==> flow/design.v <==
module Mux2to1 #(
    parameter DATA_WIDTH = 32   
)(
    input [DATA_WIDTH-1:0] in0,   
    input [DATA_WIDTH-1:0] in1,   
    input sel,                    
    output reg [DATA_WIDTH-1:0] out  
);
    always @(*) begin
        out = (sel == 1'b0) ? in0 : in1;
    end
endmodule
module Adder (
    input  [31:0]  a,
    input  [31:0]  b, 
    output [31:0] out
);
	reg [31:0] result;
	always@(*) begin
		result = a + b;     
	end
	assign out = result;
endmodule
module pc_incrementer (
    input [31:0] pc_in,
    output [31:0] pc_out
);
    assign pc_out = pc_in + 32'd1;  
endmodule
module branch_mux (
    input branch_taken,           
    input [31:0] branch_address,  
    input [31:0] next_pc,         
    output reg [31:0] pc_out      
);
    always @(*) begin
        if (branch_taken) begin
            pc_out = branch_address;  
        end else begin
            pc_out = next_pc;         
        end
    end
endmodule
module program_counter (
    input clk,                 
    input reset,               
    input freeze,              
    input [31:0] next_address,  
    output reg [31:0] pc        
);
    always @(posedge clk or posedge reset) begin
        if (reset) begin
            pc <= 32'b0;  
        end else if (!freeze) begin
            pc <= next_address;  
        end
    end
endmodule
module IF_Stage (
    input clk,                      
    input rst,                      
    input freeze,                   
    input Branch_taken,             
    input [31:0] BranchAddr,        
    input [31:0] imem_data,         
    output [31:0] PC,               
    output [31:0] Instruction       
);
    wire [31:0] next_address;        
    wire [31:0] selected_address;    
    program_counter pc_module (
        .clk(clk),
        .reset(rst),
        .freeze(freeze & ~Branch_taken),  
        .next_address(selected_address),  
        .pc(PC)
    );
    pc_incrementer pc_inc (
        .pc_in(PC),
        .pc_out(next_address)
    );
    branch_mux branch_selector (
        .branch_taken(Branch_taken),
        .branch_address(BranchAddr),
        .next_pc(next_address),
        .pc_out(selected_address)
    );
    assign Instruction = imem_data;
endmodule
module IF_Stage_Reg (
    input clk,                      
    input rst,                      
    input freeze,                   
    input flush,                    
    input [31:0] PC_in,             
    input [31:0] Instruction_in,    
    output reg [31:0] PC,           
    output reg [31:0] Instruction   
);
    always @(posedge clk or posedge rst) begin
        if (rst) begin
            PC <= 32'b0;
            Instruction <= 32'b0;
        end else if (flush) begin
            PC <= 32'b0;
            Instruction <= 32'b0;
        end else if (!freeze) begin
            PC <= PC_in;
            Instruction <= Instruction_in;
        end
    end
endmodule
module ConditionCheck(
    input [3:0] condition,
    input [3:0] status,
    output reg result
);
    wire n, z, c, v;
    assign {z, c, n, v} = status;
always @(condition, n, z, c, v) begin
        result = 1'b0;
        case (condition)
            4'b0000: result = z;              
            4'b0001: result = ~z;             
            4'b0010: result = c;              
            4'b0011: result = ~c;             
            4'b0100: result = n;              
            4'b0101: result = ~n;             
            4'b0110: result = v;              
            4'b0111: result = ~v;             
            4'b1000: result = c & ~z;         
            4'b1001: result = ~c | z;         
            4'b1010: result = (n == v);       
            4'b1011: result = (n != v);       
            4'b1100: result = ~z & (n == v);  
            4'b1101: result = z & (n != v);   
            4'b1110: result = 1'b1;           
            default: result = 1'b0;
        endcase
    end
endmodule
module ControlUnit(
    input [1:0] mode,
    input [3:0] opcode,
    input sIn,
    output reg [3:0] aluCmd,
    output reg memRead, memWrite,
    output reg wbEn, branch, sOut
);
    always @(mode, opcode, sIn) begin
        aluCmd = 4'd0;
        {memRead, memWrite} = 2'd0;
        {wbEn, branch, sOut} = 3'd0;
        case (opcode)
            4'b1101: aluCmd = 4'b0001;  
            4'b1111: aluCmd = 4'b1001;  
            4'b0100: aluCmd = 4'b0010;  
            4'b0101: aluCmd = 4'b0011;  
            4'b0010: aluCmd = 4'b0100;  
            4'b0110: aluCmd = 4'b0101;  
            4'b0000: aluCmd = 4'b0110;  
            4'b1100: aluCmd = 4'b0111;  
            4'b0001: aluCmd = 4'b1000;  
            4'b1010: aluCmd = 4'b0100;  
            4'b1000: aluCmd = 4'b0110;  
            default: aluCmd = 4'b0001;
        endcase
        case (mode)
            2'b00: begin
                sOut = sIn;
                wbEn = (opcode == 4'b1010 || opcode == 4'b1000) ? 1'b0 : 1'b1;
            end
            2'b01: begin
                wbEn = sIn;
                memRead = sIn;
                memWrite = ~sIn;
            end
            2'b10: branch = 1'b1;
            default:;
        endcase
    end
endmodule
module RegisterFile (
    input clk, rst,
    input [3:0] src1, src2, Dest_wb,
    input [31:0] Result_WB,
    input writeBackEn,
    output [31:0] Val_Rn,Val_Rm 
);
    reg [31:0] register_array [15:0];
    assign Val_Rn = register_array[src1];
    assign Val_Rm = register_array[src2];
    integer i;
    always @(negedge clk) begin
        if (rst) begin
            for (i = 0; i < 16; i = i + 1) begin
                register_array[i] <= 32'b0;
            end
        end else if (writeBackEn) begin
            register_array[Dest_wb] <= Result_WB;
        end
    end
endmodule
module ID_Stage (
    input clk,                
    input rst,                
    input [31:0] Instruction,  
    input [31:0] Result_WB,    
    input writeBackEn,         
    input [3:0] Dest_wb,       
    input hazard,              
    input [3:0] SR,            
    output WB_EN,              
    output MEM_R_EN,           
    output MEM_W_EN,           
    output [3:0] EXE_CMD,      
    output [31:0] Val_Rn,      
    output [31:0] Val_Rm,      
    output imm,                
    output [11:0] Shift_operand,  
    output signed [23:0] Signed_imm_24,  
    output [3:0] Dest,         
    output [3:0] src1,         
    output [3:0] src2,         
    output B,
    output S,
    output Two_src             
);
    wire [3:0] cond_code;           
    wire [1:0] mode;                
    wire [3:0] opcode;              
    wire cond_result;               
    wire ctrl_wbEn, ctrl_memRead, ctrl_memWrite, ctrl_branch, ctrl_s;
    wire [3:0] reg_src2;            
    wire [3:0] ctrl_aluCmd;         
    wire cond_final;                
    assign cond_code = Instruction[31:28];
    assign mode = Instruction[27:26];
    assign opcode = Instruction[24:21];
    assign imm = Instruction[25];
    assign Shift_operand = Instruction[11:0];
    assign Signed_imm_24 = Instruction[23:0];
    assign Dest = Instruction[15:12];
    assign src1 = Instruction[19:16];
    assign Two_src = ~imm | ctrl_memWrite;
    ConditionCheck condition_check(
        .condition(cond_code),
        .status(SR),
        .result(cond_result)
    );
    ControlUnit control_unit(
        .mode(mode),
        .opcode(opcode),
        .sIn(Instruction[20]),
        .aluCmd(ctrl_aluCmd),
        .memRead(ctrl_memRead),
        .memWrite(ctrl_memWrite),
        .wbEn(ctrl_wbEn),
        .branch(ctrl_branch),
        .sOut(ctrl_s)
    );
    RegisterFile rf(
        .clk(clk),
        .rst(rst),
        .src1(Instruction[19:16]),
        .src2(reg_src2),
        .Dest_wb(Dest_wb),
        .Result_WB(Result_WB),
        .writeBackEn(writeBackEn),
        .Val_Rn(Val_Rn),
        .Val_Rm(Val_Rm)
    );
    Mux2to1 #(.DATA_WIDTH(4)) mux_regSrc2(
        .in0(Instruction[3:0]),
        .in1(Instruction[15:12]),
        .sel(ctrl_memWrite),
        .out(reg_src2)
    );
    assign cond_final = ~cond_result | hazard;
    assign src2 = reg_src2;
    Mux2to1 #(.DATA_WIDTH(9)) mux_ctrlSignals(
        .in0({ctrl_aluCmd, ctrl_memRead, ctrl_memWrite, ctrl_wbEn, ctrl_branch, ctrl_s}),
        .in1(9'd0),
        .sel(cond_final),
        .out({EXE_CMD, MEM_R_EN, MEM_W_EN, WB_EN, B, S})
    );
endmodule
module ID_Stage_Reg (
    input clk,                
    input rst,                
    input flush,              
    input WB_EN_IN,           
    input MEM_R_EN_IN,        
    input MEM_W_EN_IN,        
    input B_in,               
    input S_in,               
    input [3:0] EXE_CMD_IN,   
    input [31:0] PC_IN,       
    input [31:0] Val_Rn_IN,   
    input [31:0] Val_Rm_IN,   
    input imm_IN,             
    input signed [11:0] Shift_operand_IN,  
    input [23:0] Signed_imm_24_IN,         
    input [3:0] Dest_IN,      
    input [3:0] SR_in,
    output reg WB_EN,         
    output reg MEM_R_EN,      
    output reg MEM_W_EN,      
    output reg [3:0] EXE_CMD,  
    output reg [31:0] PC,     
    output reg [31:0] Val_Rn,  
    output reg [31:0] Val_Rm,  
    output reg imm,           
    output reg [11:0] Shift_operand,  
    output reg [23:0] Signed_imm_24,  
    output reg [3:0] Dest,     
    output reg B_out,
    output reg S_out,
    output reg [3:0] SR_out
);
    always @(posedge clk or posedge rst) begin
        if (rst) begin
            WB_EN <= 1'b0;
            MEM_R_EN <= 1'b0;
            MEM_W_EN <= 1'b0;
            B_out <= 1'b0;
            S_out <= 1'b0;
            EXE_CMD <= 4'b0;
            PC <= 32'b0;
            Val_Rn <= 32'b0;
            Val_Rm <= 32'b0;
            imm <= 1'b0;
            Shift_operand <= 12'b0;
            Signed_imm_24 <= 24'b0;
            Dest <= 4'b0;
            SR_out <= 4'b0;
        end else if (flush) begin
            WB_EN <= 1'b0;
            MEM_R_EN <= 1'b0;
            MEM_W_EN <= 1'b0;
            B_out <= 1'b0;
            S_out <= 1'b0;
            EXE_CMD <= 4'b0;
            PC <= 32'b0;
            Val_Rn <= 32'b0;
            Val_Rm <= 32'b0;
            imm <= 1'b0;
            Shift_operand <= 12'b0;
            Signed_imm_24 <= 24'b0;
            Dest <= 4'b0;
            SR_out <= 4'b0;
        end else begin
            WB_EN <= WB_EN_IN;
            MEM_R_EN <= MEM_R_EN_IN;
            MEM_W_EN <= MEM_W_EN_IN;
            B_out <= B_in;
            S_out <= S_in;
            EXE_CMD <= EXE_CMD_IN;
            PC <= PC_IN;
            Val_Rn <= Val_Rn_IN;
            Val_Rm <= Val_Rm_IN;
            imm <= imm_IN;
            Shift_operand <= Shift_operand_IN;
            Signed_imm_24 <= Signed_imm_24_IN;
            Dest <= Dest_IN;
            SR_out <= SR_in;
        end
    end
endmodule
module Val2_Generator
(
    input       [11:0]    shifter_operand,
    input                           imm, is_for_memory,
    input   [31:0]       val_Rm,
    output reg [31:0]   val2_out
);
    reg [31:0]  _32bit_immd_temp;
    always @(*) begin
        _32bit_immd_temp = {24'b0, shifter_operand[7:0]};
        if(is_for_memory == 1'b1)
            val2_out = {20'b0, shifter_operand};
        else if(imm == 1'b1) begin
            val2_out = (_32bit_immd_temp >> {shifter_operand[11:8], 1'b0}) |
                       (_32bit_immd_temp << (6'd32 - {shifter_operand[11:8], 1'b0}));
        end
        else begin
            case (shifter_operand[6:5])
                00: begin
                    val2_out = val_Rm << shifter_operand[11:7];
                end
                01: begin
                    val2_out = val_Rm >> shifter_operand[11:7];
                end
                10: begin
                    val2_out = val_Rm >>> shifter_operand[11:7];
                end
                11: begin
                    val2_out = (val_Rm >> shifter_operand[11:7]) |
                               (val_Rm << (6'd32 - shifter_operand[11:7]));
                end
                default:begin
                    val2_out = val_Rm << shifter_operand[11:7];
                end
            endcase
        end
    end
endmodule
module ALU
(
    input       [31:0]   val1, val2,
    input                           carry,
    input       [3:0]               EX_command,
    output  [31:0]   res,
    output  [3:0]               SR
);
    reg V1, C1;
    wire N1, Z1;
    reg [32:0] temp_res;
    assign res = temp_res[31:0];
    assign SR = {Z1, C1, N1, V1};
    assign N1 = res[31];
    assign Z1 = |res ? 0:1;
    always @(*) begin
        V1 = 1'b0;
        C1 = 1'b0;
        case (EX_command)
            4'b0001: begin
                temp_res = val2;
            end
            4'b1001: begin
                temp_res = ~val2;
            end
            4'b0010: begin
                temp_res = val1 + val2;
                C1 = temp_res[32];
                V1 = (val1[31] ~^ val2[31]) & (temp_res[31] ^ val1[31]);
            end
            4'b0011: begin
                temp_res = val1 + val2 + carry;
                C1 = temp_res[32];
                V1 = (val1[31] ~^ val2[31]) & (temp_res[31] ^ val1[31]);
            end
            4'b0100: begin
                temp_res = {val1[31], val1} - {val2[31], val2};
                C1 = temp_res[32];
                V1 = (val1[31] ^ val2[31]) & (temp_res[31] ^ val1[31]);
            end
            4'b0101: begin
                temp_res = val1 - val2 - {31'b0,~carry}; 
                C1 = temp_res[32];
                V1 = (val1[31] ^ val2[31]) & (temp_res[31] ^ val1[31]);
            end
            4'b0110: begin
                temp_res = val1 & val2;
            end
            4'b0111: begin
                temp_res = val1 | val2;
            end
            4'b1000: begin
                temp_res = val1 ^ val2;
            end
            4'b1100: begin
                temp_res = {val1[31], val1} - {val2[31], val2};
                C1 = temp_res[32];
                V1 = (val1[31] ^ val2[31]) & (temp_res[31] ^ val1[31]);
            end
            4'b1110: begin
                temp_res = val1 & val2;
            end
            4'b1010: begin
                temp_res = val1 + val2;
            end
            4'b1010: begin
                temp_res = val1 - val2;
            end
            default:
                temp_res = 32'b0;
        endcase
    end
endmodule
module EXE_Stage
(
  input                    clk,
  input                    rst,
  input  [31:0] pc_in,
  input  [23:0] signed_immediate,
  input  [3:0] EX_command,
  input  [3:0] SR_in,
  input  [11:0] shifter_operand,
  input  [3:0] dst_in,
  input  mem_read_in, mem_write_in, imm, WB_en_in, B_in,
  input  [31:0] val_Rn_in, val_Rm_in,
  output [3:0] dst_out,
  output [3:0] SR_out,
  output [31:0] ALU_res,
  output [31:0] val_Rm_out,
  output [31:0] branch_address,
  output mem_read_out, mem_write_out, WB_en_out, B_out,
  output [31:0] pc 
);
  wire [31:0] val2;
  wire is_for_memory;
  Adder Adder_Inst(
    .a(pc_in + 1'b1),
    .b({{(8){signed_immediate[23]}}, signed_immediate}),
    .out(branch_address)
  );
  wire [31:0] alu_src1;
  wire [31:0] alu_src2;
  Val2_Generator Val2_Generator_Inst(
    .val_Rm(val_Rm_in),
    .shifter_operand(shifter_operand),
    .imm(imm),
    .is_for_memory(is_for_memory),
    .val2_out(val2)
	);
  ALU ALU_Inst(
    .val1(val_Rn_in),
    .val2(val2),
    .EX_command(EX_command),
    .carry(SR_in[2]),
    .res(ALU_res),
    .SR(SR_out)
  );
  assign is_for_memory = mem_read_in | mem_write_in;
  assign pc = pc_in;
  assign dst_out = dst_in;
	assign mem_read_out = mem_read_in;
	assign mem_write_out = mem_write_in;
  assign WB_en_out = WB_en_in;
  assign B_out = B_in;
  assign val_Rm_out = val_Rm_in;
endmodule
module EXE_Stage_Reg
(
  input                    clk,
  input                    rst,
  input  [31:0] pc_in,
  input  [3:0] dst_in,
  input  mem_read_in, mem_write_in, WB_en_in,
  input  [31:0] val_Rm_in,
  input [31:0] ALU_res_in,
  output reg [3:0] dst_out,
  output reg [31:0] ALU_res_out,
  output reg [31:0] val_Rm_out,
  output reg mem_read_out, mem_write_out, WB_en_out,
  output reg [31:0] pc 
);
always @(posedge clk, posedge rst) begin
    if(rst) begin
      pc <= 0;
      dst_out <=  0;
      ALU_res_out <= 0;
      val_Rm_out <= 0;
      mem_read_out <= 0;
      mem_write_out <= 0;
      WB_en_out <= 0;
    end
    else begin
      pc <= pc_in;
      dst_out <= dst_in;
      ALU_res_out <= ALU_res_in;
      val_Rm_out <= val_Rm_in;
      mem_read_out <= mem_read_in;
      mem_write_out <= mem_write_in;
      WB_en_out <= WB_en_in;
    end
end
endmodule
module MEM_Reg
(
    input                       clk,
    input                       rst,
    input [3:0] dst,
    input [31:0] ALU_res,
    input [31:0] mem,
    input mem_read, WB_en,
    output reg [3:0] dst_out,
    output reg [31:0] ALU_res_out,
    output reg [31:0] mem_out,
    output reg mem_read_out, WB_en_out
);
always @(posedge clk, posedge rst) begin
    if(rst) begin
        dst_out <= 0;
        ALU_res_out <= 0;
        mem_out <= 0;
        mem_read_out <= 0;
        WB_en_out <= 0;
    end
    else begin
        dst_out <= dst;
        ALU_res_out <= ALU_res;
        mem_out <= mem;
        mem_read_out <= mem_read;
        WB_en_out <= WB_en;
    end
end
endmodule
module WB_Stage
(
    input                    clk,
    input                    rst,
    input [3:0] dst,
    input [31:0] ALU_res,
    input [31:0] mem,
    input mem_read, WB_en,
    output [3:0] WB_Dest,
    output WB_en_out,
    output [31:0] WB_Value
);
assign WB_Dest = dst;
assign WB_en_out = WB_en;
Mux2to1 #(.DATA_WIDTH(32)) MUX_2_to_1_Reg_File (
		.in0(ALU_res), .in1(mem),
		.sel(mem_read),
		.out(WB_Value)
	);
endmodule
module Status_Reg
(
    input            clk,
    input            rst,
    input            load,
    input      [3:0] status_in,
    output reg [3:0] status
);
    always @(negedge clk or posedge rst) begin
  if(rst) begin
    status <= 0;
  end  
  else if(load) begin
    status <= status_in;
  end
  else begin
    status <= status;
  end    
 end
endmodule
module HazardUnit(
    input [3:0] rn, rdm,
    input twoSrc,
    input [3:0] destEx, destMem,
    input wbEnEx, wbEnMem,  
    output reg hazard
);
   always @(*) begin
        hazard = 1'b0;
        if (wbEnEx) begin
            if ((rn == destEx) || (twoSrc && (rdm == destEx))) begin
                hazard = 1'b1;
            end
        end
        if (wbEnMem) begin
            if ((rn == destMem) || (twoSrc && (rdm == destMem))) begin
                hazard = 1'b1;
            end
        end
    end
endmodule
module arm_core (
    input         clk,
    input         rst,
    output [7:0]  imem_addr,
    input  [31:0] imem_data,
    output [5:0]  dmem_addr,
    output [31:0] dmem_wdata,
    output        dmem_we,
    input  [31:0] dmem_rdata,
    output        wb_en,
    output [3:0]  wb_dest,
    output [31:0] wb_value
);
  wire [31:0] IF_stage_pc_out;
  wire [31:0] IF_stage_instruction_out;
  wire [31:0] branch_address;
  wire EXE_stage_B_out;
  wire hazard_detected;
  IF_Stage IF_Stage_Inst (
    .clk(clk),
    .rst(rst),
    .freeze(hazard_detected),
    .Branch_taken(EXE_stage_B_out),
    .BranchAddr(branch_address),
    .imem_data(imem_data),
    .PC(IF_stage_pc_out),
    .Instruction(IF_stage_instruction_out)
  );
  assign imem_addr = IF_stage_pc_out[7:0];
  wire [31:0] IF_reg_pc_out;
  wire [31:0] IF_reg_instruction_out;
  IF_Stage_Reg IF_Reg_Inst (
    .clk(clk),
    .rst(rst),
    .freeze(hazard_detected),
    .flush(EXE_stage_B_out),
    .PC_in(IF_stage_pc_out),
    .Instruction_in(IF_stage_instruction_out),
    .PC(IF_reg_pc_out),
    .Instruction(IF_reg_instruction_out)
  );
  wire [3:0]  ID_stage_reg_file_dst;
  wire [3:0]  ID_stage_reg_file_src1, ID_stage_reg_file_src2;
  wire [31:0] ID_stage_val_Rn, ID_stage_val_Rm;
  wire [23:0] ID_stage_signed_immediate;
  wire [11:0] ID_stage_shifter_operand;
  wire [3:0]  ID_stage_EX_command_out;
  wire [3:0]  status;
  wire ID_stage_mem_read_out, ID_stage_mem_write_out, ID_stage_WB_en_out,
       ID_stage_Imm_out, ID_stage_B_out, ID_stage_SR_update_out;
  wire [3:0]  WB_Stage_dst_out;
  wire [31:0] WB_Value;
  wire WB_Stage_WB_en_out;
  wire has_src1;
  ID_Stage ID_Stage_Inst (
    .clk(clk),
    .rst(rst),
    .hazard(hazard_detected),
    .Instruction(IF_reg_instruction_out),
    .Dest_wb(WB_Stage_dst_out),
    .Result_WB(WB_Value),
    .writeBackEn(WB_Stage_WB_en_out),
    .SR(status),
    .Dest(ID_stage_reg_file_dst),
    .Val_Rn(ID_stage_val_Rn), .Val_Rm(ID_stage_val_Rm),
    .Signed_imm_24(ID_stage_signed_immediate),
    .Shift_operand(ID_stage_shifter_operand),
    .EXE_CMD(ID_stage_EX_command_out),
    .MEM_R_EN(ID_stage_mem_read_out), .MEM_W_EN(ID_stage_mem_write_out),
    .WB_EN(ID_stage_WB_en_out),
    .imm(ID_stage_Imm_out),
    .B(ID_stage_B_out),
    .S(ID_stage_SR_update_out),
    .Two_src(has_src1),
    .src1(ID_stage_reg_file_src1),
    .src2(ID_stage_reg_file_src2)
  );
  wire [31:0] ID_reg_pc_out;
  wire [3:0]  ID_reg_reg_file_dst_out;
  wire [31:0] ID_reg_val_Rn_out, ID_reg_val_Rm_out;
  wire [23:0] ID_reg_signed_immediate_out;
  wire [11:0] ID_reg_shifter_operand_out;
  wire [3:0]  ID_reg_SR_out, ID_reg_EX_command_out;
  wire ID_reg_mem_read_out, ID_reg_mem_write_out, ID_reg_WB_en_out,
       ID_reg_Imm_out, ID_reg_B_out, ID_reg_SR_update_out;
  ID_Stage_Reg ID_Reg_Inst (
    .clk(clk),
    .rst(rst),
    .flush(EXE_stage_B_out),
    .PC_IN(IF_reg_pc_out),
    .Dest_IN(ID_stage_reg_file_dst),
    .Val_Rn_IN(ID_stage_val_Rn), .Val_Rm_IN(ID_stage_val_Rm),
    .Signed_imm_24_IN(ID_stage_signed_immediate),
    .Shift_operand_IN(ID_stage_shifter_operand),
    .EXE_CMD_IN(ID_stage_EX_command_out),
    .MEM_R_EN_IN(ID_stage_mem_read_out), .MEM_W_EN_IN(ID_stage_mem_write_out),
    .WB_EN_IN(ID_stage_WB_en_out),
    .imm_IN(ID_stage_Imm_out),
    .B_in(ID_stage_B_out),
    .S_in(ID_stage_SR_update_out),
    .PC(ID_reg_pc_out),
    .Dest(ID_reg_reg_file_dst_out),
    .Val_Rn(ID_reg_val_Rn_out), .Val_Rm(ID_reg_val_Rm_out),
    .Signed_imm_24(ID_reg_signed_immediate_out),
    .Shift_operand(ID_reg_shifter_operand_out),
    .EXE_CMD(ID_reg_EX_command_out),
    .MEM_R_EN(ID_reg_mem_read_out), .MEM_W_EN(ID_reg_mem_write_out),
    .WB_EN(ID_reg_WB_en_out),
    .imm(ID_reg_Imm_out),
    .B_out(ID_reg_B_out),
    .S_out(ID_reg_SR_update_out),
    .SR_in(status),
    .SR_out(ID_reg_SR_out)
  );
  wire [31:0] EXE_stage_pc_out;
  wire [3:0]  EXE_stage_reg_file_dst_out;
  wire [31:0] EXE_stage_val_Rm_out;
  wire [3:0]  EXE_stage_SR_out;
  wire [31:0] ALU_res;
  wire EXE_stage_mem_read_out, EXE_stage_mem_write_out, EXE_stage_WB_en_out;
  EXE_Stage EXE_Stage_Inst (
    .clk(clk),
    .rst(rst),
    .pc_in(ID_reg_pc_out),
    .signed_immediate(ID_reg_signed_immediate_out),
    .EX_command(ID_reg_EX_command_out),
    .SR_in(ID_reg_SR_out),
    .shifter_operand(ID_reg_shifter_operand_out),
    .dst_in(ID_reg_reg_file_dst_out),
    .mem_read_in(ID_reg_mem_read_out), .mem_write_in(ID_reg_mem_write_out),
    .imm(ID_reg_Imm_out),
    .WB_en_in(ID_reg_WB_en_out),
    .B_in(ID_reg_B_out),
    .val_Rn_in(ID_reg_val_Rn_out), .val_Rm_in(ID_reg_val_Rm_out),
    .dst_out(EXE_stage_reg_file_dst_out),
    .SR_out(EXE_stage_SR_out),
    .ALU_res(ALU_res),
    .val_Rm_out(EXE_stage_val_Rm_out),
    .branch_address(branch_address),
    .mem_read_out(EXE_stage_mem_read_out), .mem_write_out(EXE_stage_mem_write_out),
    .WB_en_out(EXE_stage_WB_en_out),
    .B_out(EXE_stage_B_out),
    .pc(EXE_stage_pc_out)
  );
  wire [31:0] EXE_reg_pc_out;
  wire [3:0]  EXE_reg_dst_out;
  wire [31:0] EXE_reg_ALU_res_out;
  wire [31:0] EXE_reg_val_Rm_out;
  wire EXE_reg_mem_read_out, EXE_reg_mem_write_out, EXE_reg_WB_en_out;
  EXE_Stage_Reg EXE_Reg_Inst (
    .clk(clk),
    .rst(rst),
    .pc_in(EXE_stage_pc_out),
    .dst_in(EXE_stage_reg_file_dst_out),
    .mem_read_in(EXE_stage_mem_read_out), .mem_write_in(EXE_stage_mem_write_out),
    .WB_en_in(EXE_stage_WB_en_out),
    .val_Rm_in(EXE_stage_val_Rm_out),
    .ALU_res_in(ALU_res),
    .dst_out(EXE_reg_dst_out),
    .ALU_res_out(EXE_reg_ALU_res_out),
    .val_Rm_out(EXE_reg_val_Rm_out),
    .mem_read_out(EXE_reg_mem_read_out), .mem_write_out(EXE_reg_mem_write_out),
    .WB_en_out(EXE_reg_WB_en_out),
    .pc(EXE_reg_pc_out)
  );
  wire [31:0] Mem_Stage_mem_out;
  assign dmem_addr  = EXE_reg_ALU_res_out[7:2];
  assign dmem_wdata = EXE_reg_val_Rm_out;
  assign dmem_we    = EXE_reg_mem_write_out;
  assign Mem_Stage_mem_out = EXE_reg_mem_read_out ? dmem_rdata : 32'b0;
  wire [3:0]  Mem_Reg_dst_out;
  wire [31:0] Mem_Reg_ALU_res_out;
  wire [31:0] Mem_Reg_mem_out;
  wire Mem_Reg_read_out, Mem_Reg_WB_en_out;
  MEM_Reg Mem_Reg_Inst (
    .clk(clk),
    .rst(rst),
    .dst(EXE_reg_dst_out),
    .ALU_res(EXE_reg_ALU_res_out),
    .mem(Mem_Stage_mem_out),
    .mem_read(EXE_reg_mem_read_out),
    .WB_en(EXE_reg_WB_en_out),
    .dst_out(Mem_Reg_dst_out),
    .ALU_res_out(Mem_Reg_ALU_res_out),
    .mem_out(Mem_Reg_mem_out),
    .mem_read_out(Mem_Reg_read_out),
    .WB_en_out(Mem_Reg_WB_en_out)
  );
  WB_Stage WB_Stage_Inst (
    .clk(clk),
    .rst(rst),
    .dst(Mem_Reg_dst_out),
    .ALU_res(Mem_Reg_ALU_res_out),
    .mem(Mem_Reg_mem_out),
    .mem_read(Mem_Reg_read_out),
    .WB_en(Mem_Reg_WB_en_out),
    .WB_Dest(WB_Stage_dst_out),
    .WB_en_out(WB_Stage_WB_en_out),
    .WB_Value(WB_Value)
  );
  assign wb_en    = WB_Stage_WB_en_out;
  assign wb_dest  = WB_Stage_dst_out;
  assign wb_value = WB_Value;
  Status_Reg Status_Reg_Inst (
    .clk(clk),
    .rst(rst),
    .load(ID_reg_SR_update_out),
    .status_in(EXE_stage_SR_out),
    .status(status)
  );
  HazardUnit Hazard_Detection_Unit_Inst (
    .rn(ID_stage_reg_file_src1),
    .rdm(ID_stage_reg_file_src2),
    .destEx(ID_reg_reg_file_dst_out),
    .destMem(EXE_reg_dst_out),
    .wbEnEx(ID_reg_WB_en_out),
    .wbEnMem(EXE_reg_WB_en_out),
    .twoSrc(has_src1),
    .hazard(hazard_detected)
  );
endmodule
# From RTL to reports: arm_core
# Tool output for the design above before and after an edit, in the order of the flow.
# "orig" refers to lines of the RTL above, "edited" to lines of the edited file.
# "change": "edited" minus "orig" as printed here. "rel_change_pct": 100 x difference / "orig".
# Operators: Yosys type, input widths -> output width; for muxes data width and select width s.
# The mark n/a stands for no value.
[inputs]
top_module = "arm_core"
clock = "clk"
library = "sky130hd"
lib_corner = "tt_025C_1v80"

# The edit
# The edit as a unified diff against the file above.
# The edited RTL no longer does the same as the RTL above: the edit was made by script, with no optimisation intended.
# begin of diff
@@ -277,5 +277,7 @@
         .out(reg_src2)
     );
-    assign cond_final = ~cond_result | hazard;
+    reg cond_final_r;
+    always @(posedge clk) cond_final_r <= ~cond_result | hazard;
+    assign cond_final = cond_final_r;
     assign src2 = reg_src2;
     Mux2to1 #(.DATA_WIDTH(9)) mux_ctrlSignals(
# end of diff

# Elaborated design
# Yosys after proc, flatten, opt, wreduce and memory -nomap, before mapping. Memory bits, and registers merged into a memory's read port (data or address), are not among the register bits. Print and check cells are not counted.
# Yosys's memory passes give these memory sizes; they may raise the number of words (mostly to a power of two), join words into wider ones and drop unused or constant bits.
[op_classes]
columns = ["item", "orig", "edited", "change", "rel_change_pct"]
rows = [
  ["addsub", 9, 9, 0, 0.00],
  ["mul", 0, 0, 0, "n/a"],
  ["div", 0, 0, 0, "n/a"],
  ["n_cmp", 0, 0, 0, "n/a"],
  ["equal", 38, 38, 0, 0.00],
  ["shift", 4, 4, 0, 0.00],
  ["n_mux", 48, 48, 0, 0.00],
  ["bitwise", 32, 32, 0, 0.00],
  ["reduce_and_logical", 11, 11, 0, 0.00],
]
# Unchanged operator kinds not shown: 47.
[bits]
columns = ["item", "orig", "edited", "change", "rel_change_pct"]
rows = [
  ["regBits", 390, 391, 1, 0.26],
  ["latch_bits", 0, 0, 0, "n/a"],
  ["ram_bits", 512, 512, 0, 0.00],
  ["mem_bits_ro", 64, 64, 0, 0.00],
  ["mem_count", 2, 2, 0, 0.00],
  ["input_bits", 66, 66, 0, 0.00],
  ["out_inout_bits", 84, 84, 0, 0.00],
  ["wordCells", 173, 174, 1, 0.58],
]

# Depth
# Yosys ltp: most cells in a row. Word level: on the elaborated netlist, between registers, memories and ports. Mapped: between sequential cells and ports; inverters and the memories' decode and read muxes count.
[depth]
columns = ["item", "orig", "edited", "change", "rel_change_pct"]
rows = [
  ["word_depth", 13, 12, -1, -7.69],
  ["ABC_AREA", "0", "0", "n/a", "n/a"],
  ["ltp_mapped", 32, 30, -2, -6.25],
  ["depth_no_buf", 26, 25, -1, -3.85],
]

# Mapped cells and area
# Yosys stat after the flow's synthesis: flattened, memories mapped to cells. It holds for the ABC_AREA given above (unset counts as 0); a run with the other value may have another netlist.
[types]
columns = ["type", "orig", "edited", "change", "rel_change_pct"]
rows = [
  ["sky130_fd_sc_hd__nand2_1", 589, 551, -38, -6.45],
  ["sky130_fd_sc_hd__o21ai_0", 118, 154, 36, 30.51],
  ["sky130_fd_sc_hd__inv_1", 171, 199, 28, 16.37],
  ["sky130_fd_sc_hd__nand3_1", 67, 93, 26, 38.81],
  ["sky130_fd_sc_hd__o22ai_1", 45, 23, -22, -48.89],
  ["sky130_fd_sc_hd__mux2_2", 35, 56, 21, 60.00],
  ["sky130_fd_sc_hd__a31oi_1", 85, 103, 18, 21.18],
  ["sky130_fd_sc_hd__nand2b_1", 24, 42, 18, 75.00],
  ["sky130_fd_sc_hd__nor2_1", 736, 720, -16, -2.17],
  ["sky130_fd_sc_hd__clkbuf_1", 325, 340, 15, 4.62],
  ["sky130_fd_sc_hd__a21oi_1", 236, 222, -14, -5.93],
  ["sky130_fd_sc_hd__buf_2", 25, 37, 12, 48.00],
  ["sky130_fd_sc_hd__and4_1", 2, 14, 12, 600.00],
  ["sky130_fd_sc_hd__xor2_1", 33, 22, -11, -33.33],
  ["sky130_fd_sc_hd__o211ai_1", 53, 44, -9, -16.98],
  ["sky130_fd_sc_hd__nand4_1", 25, 34, 9, 36.00],
  ["sky130_fd_sc_hd__o31ai_1", 18, 27, 9, 50.00],
  ["sky130_fd_sc_hd__mux4_2", 191, 199, 8, 4.19],
]
# Unchanged cell types not shown: 18.
# Not every row of either side is listed.
[mapped]
columns = ["item", "orig", "edited", "change", "rel_change_pct"]
rows = [
  ["stdcells", 5166, 5290, 124, 2.40],
  ["yosys_area_um2", 51411.8, 52581.7, 1169.9, 2.28],
  ["seqArea_um2", 22681.8, 22701.8, 20.0, 0.09],
  ["ffs", 804, 805, 1, 0.12],
  ["n_buf", 416, 438, 22, 5.29],
]
# By module: a second synthesis without flattening, with its own total; a netlist apart from the flattened one above.
[hier_totals]
columns = ["item", "orig", "edited", "change", "rel_change_pct"]
rows = [
  ["hier_cells", 5425, 5388, -37, -0.68],
  ["area_unflattened_um2", 62049.5, 61455.2, -594.3, -0.96],
]
# Each row is one instance without its submodules.
[modules_orig]
columns = ["mod", "n_inst", "cells", "mod_area_um2", "seq_area_um2"]
rows = [
  ["RegisterFile", 1, 1688, 26586.7, 15374.7],
  ["ALU", 1, 1498, 10402.5, 0.0],
  ["Val2_Generator", 1, 700, 5597.9, 0.0],
  ["ID_Stage_Reg", 1, 317, 4778.3, 3753.6],
  ["IF_Stage_Reg", 1, 207, 2621.3, 1601.5],
  ["EXE_Stage_Reg", 1, 104, 2581.2, 2577.5],
  ["MEM_Reg", 1, 71, 1755.4, 1751.7],
  ["Adder", 1, 232, 1720.4, 0.0],
  ["program_counter", 1, 69, 1348.8, 800.8],
  ["EXE_Stage", 1, 169, 1231.2, 0.0],
  ["pc_incrementer", 1, 86, 610.6, 0.0],
  ["Mux2to1 (DATA_WIDTH=32)", 1, 36, 544.3, 0.0],
  ["branch_mux", 1, 36, 544.3, 0.0],
  ["ID_Stage", 1, 48, 354.1, 0.0],
]
# orig: Modules not listed: 9.
[modules_edited]
columns = ["mod", "n_inst", "cells", "mod_area_um2", "seq_area_um2"]
rows = [
  ["RegisterFile", 1, 1688, 26586.7, 15374.7],
  ["ALU", 1, 1460, 9788.1, 0.0],
  ["Val2_Generator", 1, 700, 5597.9, 0.0],
  ["ID_Stage_Reg", 1, 317, 4778.3, 3753.6],
  ["IF_Stage_Reg", 1, 207, 2621.3, 1601.5],
  ["EXE_Stage_Reg", 1, 104, 2581.2, 2577.5],
  ["MEM_Reg", 1, 71, 1755.4, 1751.7],
  ["Adder", 1, 232, 1720.4, 0.0],
  ["program_counter", 1, 69, 1348.8, 800.8],
  ["EXE_Stage", 1, 169, 1231.2, 0.0],
  ["pc_incrementer", 1, 86, 610.6, 0.0],
  ["Mux2to1 (DATA_WIDTH=32)", 1, 36, 544.3, 0.0],
  ["branch_mux", 1, 36, 544.3, 0.0],
  ["ID_Stage", 1, 49, 374.1, 20.0],
]
# edited: Modules not listed: 9.

# Layout results
# Both versions went through the flow (Yosys, OpenROAD) with the same settings in each pair. Constraints: input delay and output delay 20% of the set period each, output load 0.01 pF.
[settings_pair_1]
CORE_UTILIZATION = 40
PLACE_DENSITY = 0.6
period_ns = 16.0
CAP_MARGIN = 20
CORE_MARGIN = 2
SLEW_MARGIN = 20
[measured_pair_1]
columns = ["item", "orig", "edited", "change", "rel_change_pct"]
rows = [
  ["synthArea_um2", 51411.8, 52581.7, 1169.9, 2.28],
  ["die_um2", 131414.0, 134370.0, 2956.0, 2.25],
  ["finalCellArea_um2", 61512.7, 62253.5, 740.8, 1.20],
  ["timing.setup.ws_ns", 0.427, 0.256, -0.171, "n/a"],
]
[settings_pair_2]
CELL_PAD_IN_SITES_GLOBAL_PLACEMENT = 2
CORE_MARGIN = 2
CORE_UTILIZATION = 22
MAX_ROUTING_LAYER = "met4"
period_ns = 15.4
CAP_MARGIN = 20
SLEW_MARGIN = 20
[measured_pair_2]
columns = ["item", "orig", "edited", "change", "rel_change_pct"]
rows = [
  ["synthArea_um2", 51411.8, 52581.7, 1169.9, 2.28],
  ["die_um2", 237573.0, 242936.0, 5363.0, 2.26],
  ["finalCellArea_um2", 64922.3, 65984.5, 1062.2, 1.64],
  ["timing.setup.ws_ns", 0.232, 0.194, -0.038, "n/a"],
]
